==> flow/design.v <==
module AXI_MASTER(
    input ACLK,
    input ARESETN,
    input              AWREADY,
    output reg         AWVALID,
    output reg [31:0]  AWADDR,
    input              WREADY,
    output reg         WVALID,
    output reg [31:0]  WDATA,
    output reg [3:0 ]  WSTRB,
    input              BVALID,
    input      [1:0]   BRESP,
    output reg         BREADY,
    output reg         READY,
    input              ARREADY,
    output reg         ARVALID,
    output reg [31:0]  ARADDR,
    input               RREADY,
    output reg          RVALID,
    input      [31:0]   RDATA,
    input      [31:0]  C_ADRR,
    input      [31:0]  C_DATA,
    input              C_VALID,
    input              C_VALID_R,
    input      [31:0]  C_ADRR_R,
    output     [31:0]  C_DATA_READ,
    input      [3:0 ]  C_STRB
    );
    parameter   AW_IDLE     =    2'b01;
    parameter   AW_VALID    =    2'b10;
    reg      [1:0 ]  AW_STATE, AW_NEXT_STATE;
    reg      [31:0]  AW_DATA;
    always @(posedge ACLK or negedge ARESETN) begin
        if (!ARESETN) begin
            AW_STATE <= AW_IDLE;
        end
        else begin
            AW_STATE <= AW_NEXT_STATE;
        end    
    end
    always @(negedge ACLK) begin
        if (!ARESETN) begin
            AW_NEXT_STATE <= AW_IDLE;
            AWVALID       <= 0;
            AWADDR        <= 0;
        end
        else begin
            case (AW_STATE)
                AW_IDLE : begin
                    AWVALID <= 0;
                    if (C_VALID) begin
                        AW_NEXT_STATE <= AW_VALID;
                        AW_DATA <= C_ADRR;
                    end
                end
                AW_VALID : begin
                    AWVALID <= 1;
                    AWADDR <= AW_DATA;
                    if ( AWVALID && AWREADY ) begin
                        AW_NEXT_STATE <= AW_IDLE;
                         AWVALID <= 0;
                    end
                end
            endcase
        end
    end
    parameter   W_IDLE     =    2'b01;
    parameter   W_VALID    =    2'b10;
    reg      [1:0 ] W_STATE, W_NEXT_STATE;
    reg      [31:0] W_DATA;
    reg      [3: 0] W_STRB;
        always @(posedge ACLK or negedge ARESETN) begin
        if (!ARESETN) begin
            W_STATE     <= W_IDLE;
        end
        else begin
            W_STATE     <= W_NEXT_STATE;
        end    
    end
    always @(negedge ACLK) begin
        if (!ARESETN) begin
            W_NEXT_STATE <= W_IDLE;
            WVALID       <= 0;
            WDATA        <= 0;
            WSTRB        <= 0;
        end
        else begin
            case (W_STATE)
                W_IDLE : begin
                    WVALID   <= 0;
                    if (C_VALID) begin
                        W_NEXT_STATE <= W_VALID;
                        W_DATA  <= C_DATA;
                        W_STRB  <= C_STRB;
                    end
                end
                W_VALID : begin
                    WVALID   <= 1;
                    WDATA    <= W_DATA;
                    WSTRB    <= W_STRB;
                    if (WVALID && WREADY) begin
                        W_NEXT_STATE <= W_IDLE;
                        WVALID   <= 0;
                    end
                end
            endcase
        end
    end
    parameter   B_IDLE     =    2'b01;
    parameter   B_VALID    =    2'b10;
    reg      [1:0] B_STATE, B_NEXT_STATE;
    reg      [1:0] B_DATA;
    always @(posedge ACLK or negedge ARESETN) begin
        if (!ARESETN) begin
            B_STATE      <= B_IDLE;
        end
        else begin
            B_STATE      <= B_NEXT_STATE;
        end    
    end
    always @(negedge ACLK) begin
        if (!ARESETN) begin
            B_NEXT_STATE <= B_IDLE;
            BREADY       <= 0;
            READY        <= 0;
        end
        else begin
            case (B_STATE)
                B_IDLE : begin
                    BREADY   <= 0;
                    if (WVALID) begin
                        B_NEXT_STATE <= B_VALID;
                    end
                end
                B_VALID : begin
                    BREADY   <= 1;
                    if (BVALID && BREADY) begin
                        B_NEXT_STATE <= B_IDLE;
                        B_DATA       <= BRESP;
                        READY        <= 1'b1;
                    end
                end
            endcase
        end
    end
    parameter   AR_IDLE     =    2'b01;
    parameter   AR_VALID    =    2'b10;
    reg         [1:0]  AR_STATE, AR_NEXT_STATE;          
    reg         [31:0] AR_ADDR_SAVE_DATA;
    always @(posedge ACLK or negedge ARESETN) begin
        if (!ARESETN) begin
            AR_STATE <= AR_IDLE;
        end
        else begin
            AR_STATE <= AR_NEXT_STATE;
        end
    end
    always @(negedge ACLK) begin
        if (!ARESETN) begin
            AR_NEXT_STATE <= AR_IDLE;
            AR_ADDR_SAVE_DATA <= 0;
            ARVALID <= 0;
        end
        else begin
            case(AR_STATE)
                AR_IDLE : begin
                    ARVALID <= 0;
                    if(C_VALID_R) begin
                        AR_NEXT_STATE <= AR_VALID;
                        AR_ADDR_SAVE_DATA <= C_ADRR_R;
                    end
                end
                AR_VALID : begin
                    ARVALID <= 1;
                    ARADDR <= AR_ADDR_SAVE_DATA;
                    if(ARVALID && ARREADY) begin
                        AR_NEXT_STATE <= AR_IDLE;
                        ARVALID <= 0;
                    end
                end
            endcase
        end
    end
    parameter   R_IDLE      =   3'b001;
    parameter   R_VALID     =   3'b010;
    parameter   R_SAVE      =   3'b100;
    reg             [2:0]  R_STATE, R_NEXT_STATE;
    reg             [31:0] R_SAVE_DATA;
    reg             [31:0] R_MASTER_DATA;
    assign C_DATA_READ = R_MASTER_DATA;
    always @(posedge ACLK or negedge ARESETN) begin
        if(!ARESETN)begin
            R_STATE <= R_IDLE;
        end
        else begin
            R_STATE <= R_NEXT_STATE;
        end
    end
    always @(negedge ACLK) begin
        if(!ARESETN)begin
            R_NEXT_STATE <= R_IDLE;
            R_SAVE_DATA <= 0;
            RVALID <= 0;
        end
        else begin
            case(R_STATE)
                R_IDLE : begin
                    RVALID <= 0;
                    R_MASTER_DATA <= R_SAVE_DATA;
                    if(C_VALID_R) begin
                        R_NEXT_STATE <= R_VALID;
                    end
                end
                R_VALID : begin
                    RVALID <= 1;
                    if(RVALID && RREADY) begin
                        R_NEXT_STATE <= R_SAVE;
                        RVALID <= 0;
                    end
                end
                R_SAVE : begin
                    R_SAVE_DATA <= RDATA;
                    if(!RVALID) begin
                        R_NEXT_STATE <= R_IDLE;
                    end
                end
            endcase
        end
    end
endmodule
module AXI_SLAVE(
    input ACLK,
    input ARESETN,
    output reg        AWREADY,
    input             AWVALID,
    input      [31:0] AWADDR,
    output reg        WREADY,
    input             WVALID,
    input      [31:0] WDATA,
    input      [3:0 ] WSTRB,
    output reg       BVALID,
    output reg [1:0] BRESP,
    input            BREADY,
    output reg       ARREADY,
    input            ARVALID,
    input     [31:0] ARADDR,
    output reg      RREADY,
    input           RVALID,
    output  [31:0]  RDATA
    );
    parameter   AW_IDLE     =    2'b01;
    parameter   AW_VALID    =    2'b10;
    reg      [1:0 ]  AW_STATE, AW_NEXT_STATE;
    reg      [31:0]  AW_ADDR_SAVE_DATA;
    always @(posedge ACLK or negedge ARESETN) begin
        if (!ARESETN) begin
            AW_STATE <= AW_IDLE;
        end
        else begin
            AW_STATE <= AW_NEXT_STATE;
        end    
    end
    always @(negedge ACLK) begin
        if (!ARESETN) begin
            AW_NEXT_STATE <= AW_IDLE;
            AWREADY       <= 0;
            AW_ADDR_SAVE_DATA <= 0;
        end
        else begin
            case (AW_STATE)
                AW_IDLE : begin
                    AWREADY <= 0;
                    if (AWVALID) begin
                        AW_NEXT_STATE <= AW_VALID;
                    end
                end
                AW_VALID : begin
                    AWREADY <= 1;
                    if ( AWVALID && AWREADY ) begin
                        AW_NEXT_STATE <= AW_IDLE;
                        AW_ADDR_SAVE_DATA <= AWADDR;
                        AWREADY       <= 0;
                    end
                end
            endcase
        end
    end
    parameter   W_IDLE     =    3'b001;
    parameter   W_VALID    =    3'b010;
    parameter   W_SAVE     =    3'b100;
    reg      [2:0]  W_STATE, W_NEXT_STATE;
    reg      [31:0] W_SAVE_DATA;
    reg      [3:0]  W_STRB_REG;
    reg      [7:0] slave_mem [0:31];
    wire     [31:0] W_ADDR0 = AW_ADDR_SAVE_DATA;
    wire     [31:0] W_ADDR1 = AW_ADDR_SAVE_DATA + 32'd1;
    wire     [31:0] W_ADDR2 = AW_ADDR_SAVE_DATA + 32'd2;
    wire     [31:0] W_ADDR3 = AW_ADDR_SAVE_DATA + 32'd3;
        always @(posedge ACLK or negedge ARESETN) begin
            if(!ARESETN) begin
                W_STATE <= W_IDLE;
            end
            else begin
                W_STATE <= W_NEXT_STATE;
            end
        end
    always @(negedge ACLK) begin
        if (!ARESETN) begin
            W_NEXT_STATE <= W_IDLE;
            W_SAVE_DATA  <= 0;
            W_STRB_REG        <= 0;
            WREADY       <= 0;
        end
        else begin
            case (W_STATE)
                W_IDLE : begin
                    WREADY   <= 0;
                    if (WVALID) begin
                        W_NEXT_STATE <= W_VALID;
                    end
                end
                W_VALID : begin
                    WREADY   <= 1;
                    if (WVALID && WREADY) begin
                        WREADY   <= 0;
                        W_NEXT_STATE <= W_SAVE;
                        W_SAVE_DATA  <= WDATA;
                        W_STRB_REG <= WSTRB;
                    end
                end
                W_SAVE : begin
                    if(W_STRB_REG[0] && W_ADDR0 < 32) begin
                    slave_mem[W_ADDR0[4:0]] <= W_SAVE_DATA[7:0];     
                    end
                    if(W_STRB_REG[1] && W_ADDR1 < 32) begin
                    slave_mem[W_ADDR1[4:0]] <= W_SAVE_DATA[15:8];    
                    end
                    if(W_STRB_REG[2] && W_ADDR2 < 32) begin
                    slave_mem[W_ADDR2[4:0]] <= W_SAVE_DATA[23:16];   
                    end
                    if(W_STRB_REG[3] && W_ADDR3 < 32) begin
                    slave_mem[W_ADDR3[4:0]] <= W_SAVE_DATA[31:24];   
                    end
                    if (!WREADY) begin
                        W_NEXT_STATE <= W_IDLE;
                    end
                end
            endcase
        end
    end
    parameter   B_IDLE     =    2'b01;
    parameter   B_VALID    =    2'b10;
    reg      [1:0] B_STATE, B_NEXT_STATE;
    reg      [1:0] B_DATA;
    always @(posedge ACLK or negedge ARESETN) begin
        if (!ARESETN) begin
            B_STATE      <= B_IDLE;
        end
        else begin
            B_STATE      <= B_NEXT_STATE;
        end    
    end
    always @(negedge ACLK) begin
        if (!ARESETN) begin
            B_NEXT_STATE <= B_IDLE;
            BVALID       <= 0;
            B_DATA       <= 0;
            BRESP        <= 0;
        end
        else begin
            case (B_STATE)
                B_IDLE : begin
                    BVALID   <= 0;
                    if (WVALID && WREADY) begin
                        B_NEXT_STATE <= B_VALID;
                        BRESP <= 2'b00;
                    end
                end
                B_VALID : begin
                    BVALID   <= 1;
                    if (BVALID && BREADY) begin
                        B_NEXT_STATE <= B_IDLE;
                    end
                end
            endcase
        end
    end
    parameter   AR_IDLE     =   2'b01;
    parameter   AR_VALID    =   2'b10;
    reg         [1:0]  AR_STATE, AR_NEXT_STATE;
    reg         [31:0] AR_ADDR_SAVE_DATA;
    always @(posedge ACLK or negedge ARESETN) begin
        if(!ARESETN) begin
            AR_STATE <= AR_IDLE;
        end
        else begin
            AR_STATE <= AR_NEXT_STATE;
        end
    end
    always @(negedge ACLK) begin
        if(!ARESETN) begin
            AR_NEXT_STATE <= AR_IDLE;
            AR_ADDR_SAVE_DATA <= 0;
            ARREADY <= 0;
        end
        else begin
            case(AR_STATE)
                AR_IDLE : begin
                    ARREADY <= 0;
                    if(ARVALID)begin
                        AR_NEXT_STATE <= AR_VALID;
                        AR_ADDR_SAVE_DATA <= ARADDR;
                    end
                end
                AR_VALID : begin
                    ARREADY <= 1;
                    if(ARVALID && ARREADY) begin
                        AR_NEXT_STATE <= AR_IDLE;
                        ARREADY <= 0;
                    end
                end
            endcase
        end
    end
    parameter   R_IDLE      =   3'b001;
    parameter   R_VALID     =   3'b010;
    parameter   R_SAVE      =   3'b010;
    reg             [2:0]  R_STATE, R_NEXT_STATE;
    reg             [31:0] R_SAVE_DATA;
    wire     [31:0] R_ADDR0 = AR_ADDR_SAVE_DATA;
    wire     [31:0] R_ADDR1 = AR_ADDR_SAVE_DATA + 32'd1;
    wire     [31:0] R_ADDR2 = AR_ADDR_SAVE_DATA + 32'd2;
    wire     [31:0] R_ADDR3 = AR_ADDR_SAVE_DATA + 32'd3;
    wire     [7:0]  R_BYTE0 = (R_ADDR0 < 32) ? slave_mem[R_ADDR0[4:0]] : 8'd0;
    wire     [7:0]  R_BYTE1 = (R_ADDR1 < 32) ? slave_mem[R_ADDR1[4:0]] : 8'd0;
    wire     [7:0]  R_BYTE2 = (R_ADDR2 < 32) ? slave_mem[R_ADDR2[4:0]] : 8'd0;
    wire     [7:0]  R_BYTE3 = (R_ADDR3 < 32) ? slave_mem[R_ADDR3[4:0]] : 8'd0;
    assign RDATA = R_SAVE_DATA;   
    always @(posedge ACLK or negedge ARESETN) begin
        if(!ARESETN) begin
            R_STATE <= R_IDLE;
        end
        else begin
            R_STATE <= R_NEXT_STATE;
        end
    end
    always @(negedge ACLK or negedge ARESETN) begin
        if(!ARESETN) begin
            R_NEXT_STATE <= R_IDLE;
            RREADY <= 0;
        end
        else begin
            case(R_STATE)
                R_IDLE : begin
                RREADY <= 0;
                    if(RVALID) begin
                        R_NEXT_STATE <= R_VALID;
                    end
                end
                R_VALID: begin
                RREADY <= 1;
                    if (RVALID && RREADY) begin
                        R_SAVE_DATA <= {R_BYTE3, R_BYTE2, R_BYTE1, R_BYTE0};
                        RREADY <= 0;
                        R_NEXT_STATE <= R_IDLE;
                    end
                end
            endcase
        end
    end
endmodule
module AXI_LITE_PROJ #(
    parameter   ADDRESS     =   32,
    parameter   DATA_WIDTH  =   32
)
(
    input                   clk,
    input                   reset_n,
    input      [31:0]       C_ADRR,
    input      [31:0]       C_DATA,
    input                   C_VALID,
    input                   C_VALID_R,
    input      [31:0]       C_ADRR_R,
    output     [31:0]       C_DATA_READ,
    input      [3:0 ]       C_STRB,
    output reg              READY_S
);
 wire                       S_AWREADY;
 wire                       M_AWVALID;
 wire          [31: 0]      M_AWADDR;
 wire                       S_WREADY;
 wire                       M_WVALID;
 wire          [31: 0]      M_WDATA;
 wire                       S_BVALID;
 wire          [1 : 0]      S_BRESP;
 wire                       M_BREADY;
 wire                       S_ARREADY;
 wire                       M_ARVALID;
 wire          [31: 0]      M_ARADDR;
 wire                       S_RREADY;
 wire                       M_RVALID;
 wire          [31: 0]      S_RDATA;
 wire          [3 : 0]      M_WSTRB;
 wire                       READY;
always @(*) READY_S = READY;
 AXI_MASTER            AXI_M(
    .ACLK(clk),
    .ARESETN(reset_n),
    .AWREADY(S_AWREADY),
    .AWVALID(M_AWVALID),
    .AWADDR(M_AWADDR),
    .WREADY(S_WREADY),
    .WVALID(M_WVALID),
    .WDATA(M_WDATA),
    .WSTRB(M_WSTRB),
    .BVALID(S_BVALID),
    .BRESP(S_BRESP),
    .BREADY(M_BREADY),
    .READY(READY),
    .ARREADY(S_ARREADY),
    .ARVALID(M_ARVALID),
    .ARADDR(M_ARADDR),
    .RREADY(S_RREADY),
    .RVALID(M_RVALID),
    .RDATA(S_RDATA),
    .C_ADRR(C_ADRR),
    .C_DATA(C_DATA),
    .C_VALID(C_VALID),
    .C_VALID_R(C_VALID_R),
    .C_ADRR_R(C_ADRR_R),
    .C_DATA_READ(C_DATA_READ),
    .C_STRB(C_STRB)
    );
AXI_SLAVE               AXI_S(
    .ACLK(clk),
    .ARESETN(reset_n),
    .AWREADY(S_AWREADY),
    .AWVALID(M_AWVALID),
    .AWADDR(M_AWADDR),
    .WREADY(S_WREADY),
    .WVALID(M_WVALID),
    .WDATA(M_WDATA),
    .WSTRB(M_WSTRB),
    .BVALID(S_BVALID),
    .BRESP(S_BRESP),
    .BREADY(M_BREADY),
    .ARREADY(S_ARREADY),
    .ARVALID(M_ARVALID),
    .ARADDR(M_ARADDR),
    .RREADY(S_RREADY),
    .RVALID(M_RVALID),
    .RDATA(S_RDATA)
    );
endmodule
# --- From RTL to reports: AXI_LITE_PROJ ---
# The steps from the RTL of AXI_LITE_PROJ to its reports follow in flow order.
# Lines are those of the file above, counted from 1.
# Library cell names are shortened.
design:
  design: "AXI_LITE_PROJ"
  clock: "clk"
  library: "sky130hd"
  pvt_corner: "tt_025C_1v80"

# --- Word level ---
# Source: Yosys, flattened and elaborated, memories not mapped. Widths are those after wreduce. Registers that Yosys merges into a memory's read port (data or address) are not register bits. Print and check cells do not count. Equal cells are merged and count once.
# Memory sizes are those after Yosys's memory passes, which may raise the word count (mostly to a power of two), join words into wider ones and drop unused or constant bits.
bits:
  in_bits: 104
  register_bits: 421
  wordCells: 227
  clocked_rd_ports_x_width: 32
  out_inout_bits: 33
  memories: 1
  ramBits: 256
mem_list:
  columns: ["name", "words", "width", "read_ports", "wr", "line_no", "source"]
  rows:
  - ["AXI_S.slave_mem", 32, 8, 4, 4, 294, "reg      [7:0] slave_mem [0:31];"]
classes:
  reduce_and_logical: 45
  mux: 78
  eq_ne: 44
  addsub: 6
  compare: 8
ops:
  columns: ["op", "count"]
  rows:
  - ["32-bit by 6-bit < comparator with 1-bit output (second input constant)", 8]
  - ["32-bit by 2-bit adder with 32-bit output (second input constant)", 4]
  - ["8-bit 2-to-1 mux", 12]
  - ["32-bit by 1-bit adder with 32-bit output (second input constant)", 2]
  - ["5-bit 2-to-1 mux", 12]
  - ["3-bit AND reduction", 11]
  - ["2-bit case mux with 2-bit select", 7]
  - ["2-bit by 1-bit != test with 1-bit output (second input constant)", 12]
  - ["3-bit 2-to-1 mux", 8]
  - ["2-bit != test (second input constant)", 10]
  - ["2-bit nonzero test", 10]
  - ["1-bit case mux with 2-bit select", 10]
  - ["2-bit 2-to-1 mux", 10]
  - ["3-bit case mux with 3-bit select", 2]
  - ["1-bit 2-to-1 mux", 16]
  - ["2-bit by 1-bit == test with 1-bit output (second input constant)", 7]
  - ["2-bit == test (second input constant)", 7]
  - ["2-bit AND reduction", 7]
  - ["1-bit logical AND", 9]
  - ["3-bit by 1-bit == test with 1-bit output (second input constant)", 3]
  - ["3-bit by 2-bit == test with 1-bit output (second input constant)", 3]
  - ["4-bit AND reduction", 2]
  - ["3-bit == test (second input constant)", 2]
  - ["3-bit nonzero test", 2]
  - ["3-bit case mux with 2-bit select", 1]
  - ["1-bit logical NOT", 4]

# --- Depth ---
# Longest topological path by Yosys (ltp), each cell counted once; first at word level (registers and memories cut), then after technology mapping (sequential cells cut; the memories' decode and read muxes count).
logic_depth:
  word_depth: 6
  abc_area: 1
  depth_mapped: 19
  mapped_depth_nobuf: 18

# --- After synthesis ---
# Source: synth_stat.txt of the flow (Yosys; design flattened, memories mapped). It holds for the ABC_AREA given above (unset counts as 0); a run with the other value may have another netlist.
by_type:
  columns: ["cell_type", "count", "type_area_um2"]
  rows:
  - ["edfxtp_1", 420, 1.26E+04]
  - ["nand2_1", 2102, 7.89E+03]
  - ["dfxtp_1", 262, 5245.03]
  - ["nand3_1", 808, 4.04E+03]
  - ["nor2_1", 668, 2.51E+03]
  - ["o21ai_0", 481, 2.41E+03]
  - ["nand4_1", 346, 2.16E+03]
  - ["nand3_2", 210, 2.1E+03]
  - ["inv_1", 518, 1.94E+03]
  - ["mux2i_1", 135, 1.35E+03]
  - ["clkbuf_1", 347, 1.3E+03]
  - ["a21oi_1", 127, 635.61]
  - ["xor2_1", 71, 621.846]
  - ["nand4_4", 27, 574.301]
  - ["buf_12", 21, 420.403]
  - ["dfrtp_1", 12, 300.288]
  - ["dfstp_2", 11, 289.027]
  - ["buf_4", 37, 277.766]
# Not listed: further types 37, cells in them 434.
synth_totals:
  sequential_area_um2: 18496.5
  ff_cells: 707
  synth_area_um2: 49726.4
  cells: 7037

# Measured data: module AXI_LITE_PROJ, platform sky130hd, 3 stored runs of the flow under differing settings, order arbitrary. Input and output delays are each 20% of the period that was set; the output load is 0.01 pF.
runs:
  - name: "job 1"
    settings:
      ABC_AREA: 1
      CAP_MARGIN: 40
      CELL_PAD_IN_SITES_GLOBAL_PLACEMENT: 1
      CORE_ASPECT_RATIO: 0.56
      CTS_CLUSTER_SIZE: 50
      GPL_ROUTABILITY_DRIVEN: 1
      HOLD_SLACK_MARGIN: -0.09
      PLACE_DENSITY: 0.87
      SETUP_SLACK_MARGIN: 0.43
      SLEW_MARGIN: 10
      period_ns: 7.69
      CORE_MARGIN: 2
      CORE_UTILIZATION: 40
    results:
      yosys.chip_area_um2: 49726.4
      design_die_area_um2: 127272.0
      finalCellArea_um2: 60169.0
      ws_setup_ps: 577
      timing.setup.tns_ps: 0
      ws_hold_ps: 416
  - name: "job 2"
    settings:
      ABC_AREA: 1
      CAP_MARGIN: 10
      CELL_PAD_IN_SITES_DETAIL_PLACEMENT: 1
      CELL_PAD_IN_SITES_GLOBAL_PLACEMENT: 3
      CORE_MARGIN: 4
      CORE_UTILIZATION: 41
      CTS_CLUSTER_DIAMETER: 300
      GPL_TIMING_DRIVEN: 1
      HOLD_SLACK_MARGIN: -0.03
      PLACE_DENSITY: 0.53
      TNS_END_PERCENT: 80
      period_ns: 12.1
      SLEW_MARGIN: 20
    results:
      yosys.chip_area_um2: 49726.4
      design_die_area_um2: 126921.0
      finalCellArea_um2: 57357.5
      ws_setup_ps: 1091
      timing.setup.tns_ps: 0
      ws_hold_ps: 410
  - name: "job 3"
    settings:
      ABC_AREA: 0
      CAP_MARGIN: 20
      CELL_PAD_IN_SITES_DETAIL_PLACEMENT: 0
      CELL_PAD_IN_SITES_GLOBAL_PLACEMENT: 2
      CORE_ASPECT_RATIO: 0.99
      CORE_MARGIN: 7
      CORE_UTILIZATION: 44
      CTS_CLUSTER_DIAMETER: 117
      CTS_CLUSTER_SIZE: 61
      GPL_ROUTABILITY_DRIVEN: 0
      GPL_TIMING_DRIVEN: 0
      MIN_ROUTING_LAYER: "met2"
      SETUP_SLACK_MARGIN: 0.58
      SLEW_MARGIN: 5
      TNS_END_PERCENT: 55
      period_ns: 5.22
    outcome: "no results, routing failed with GRT-0232"
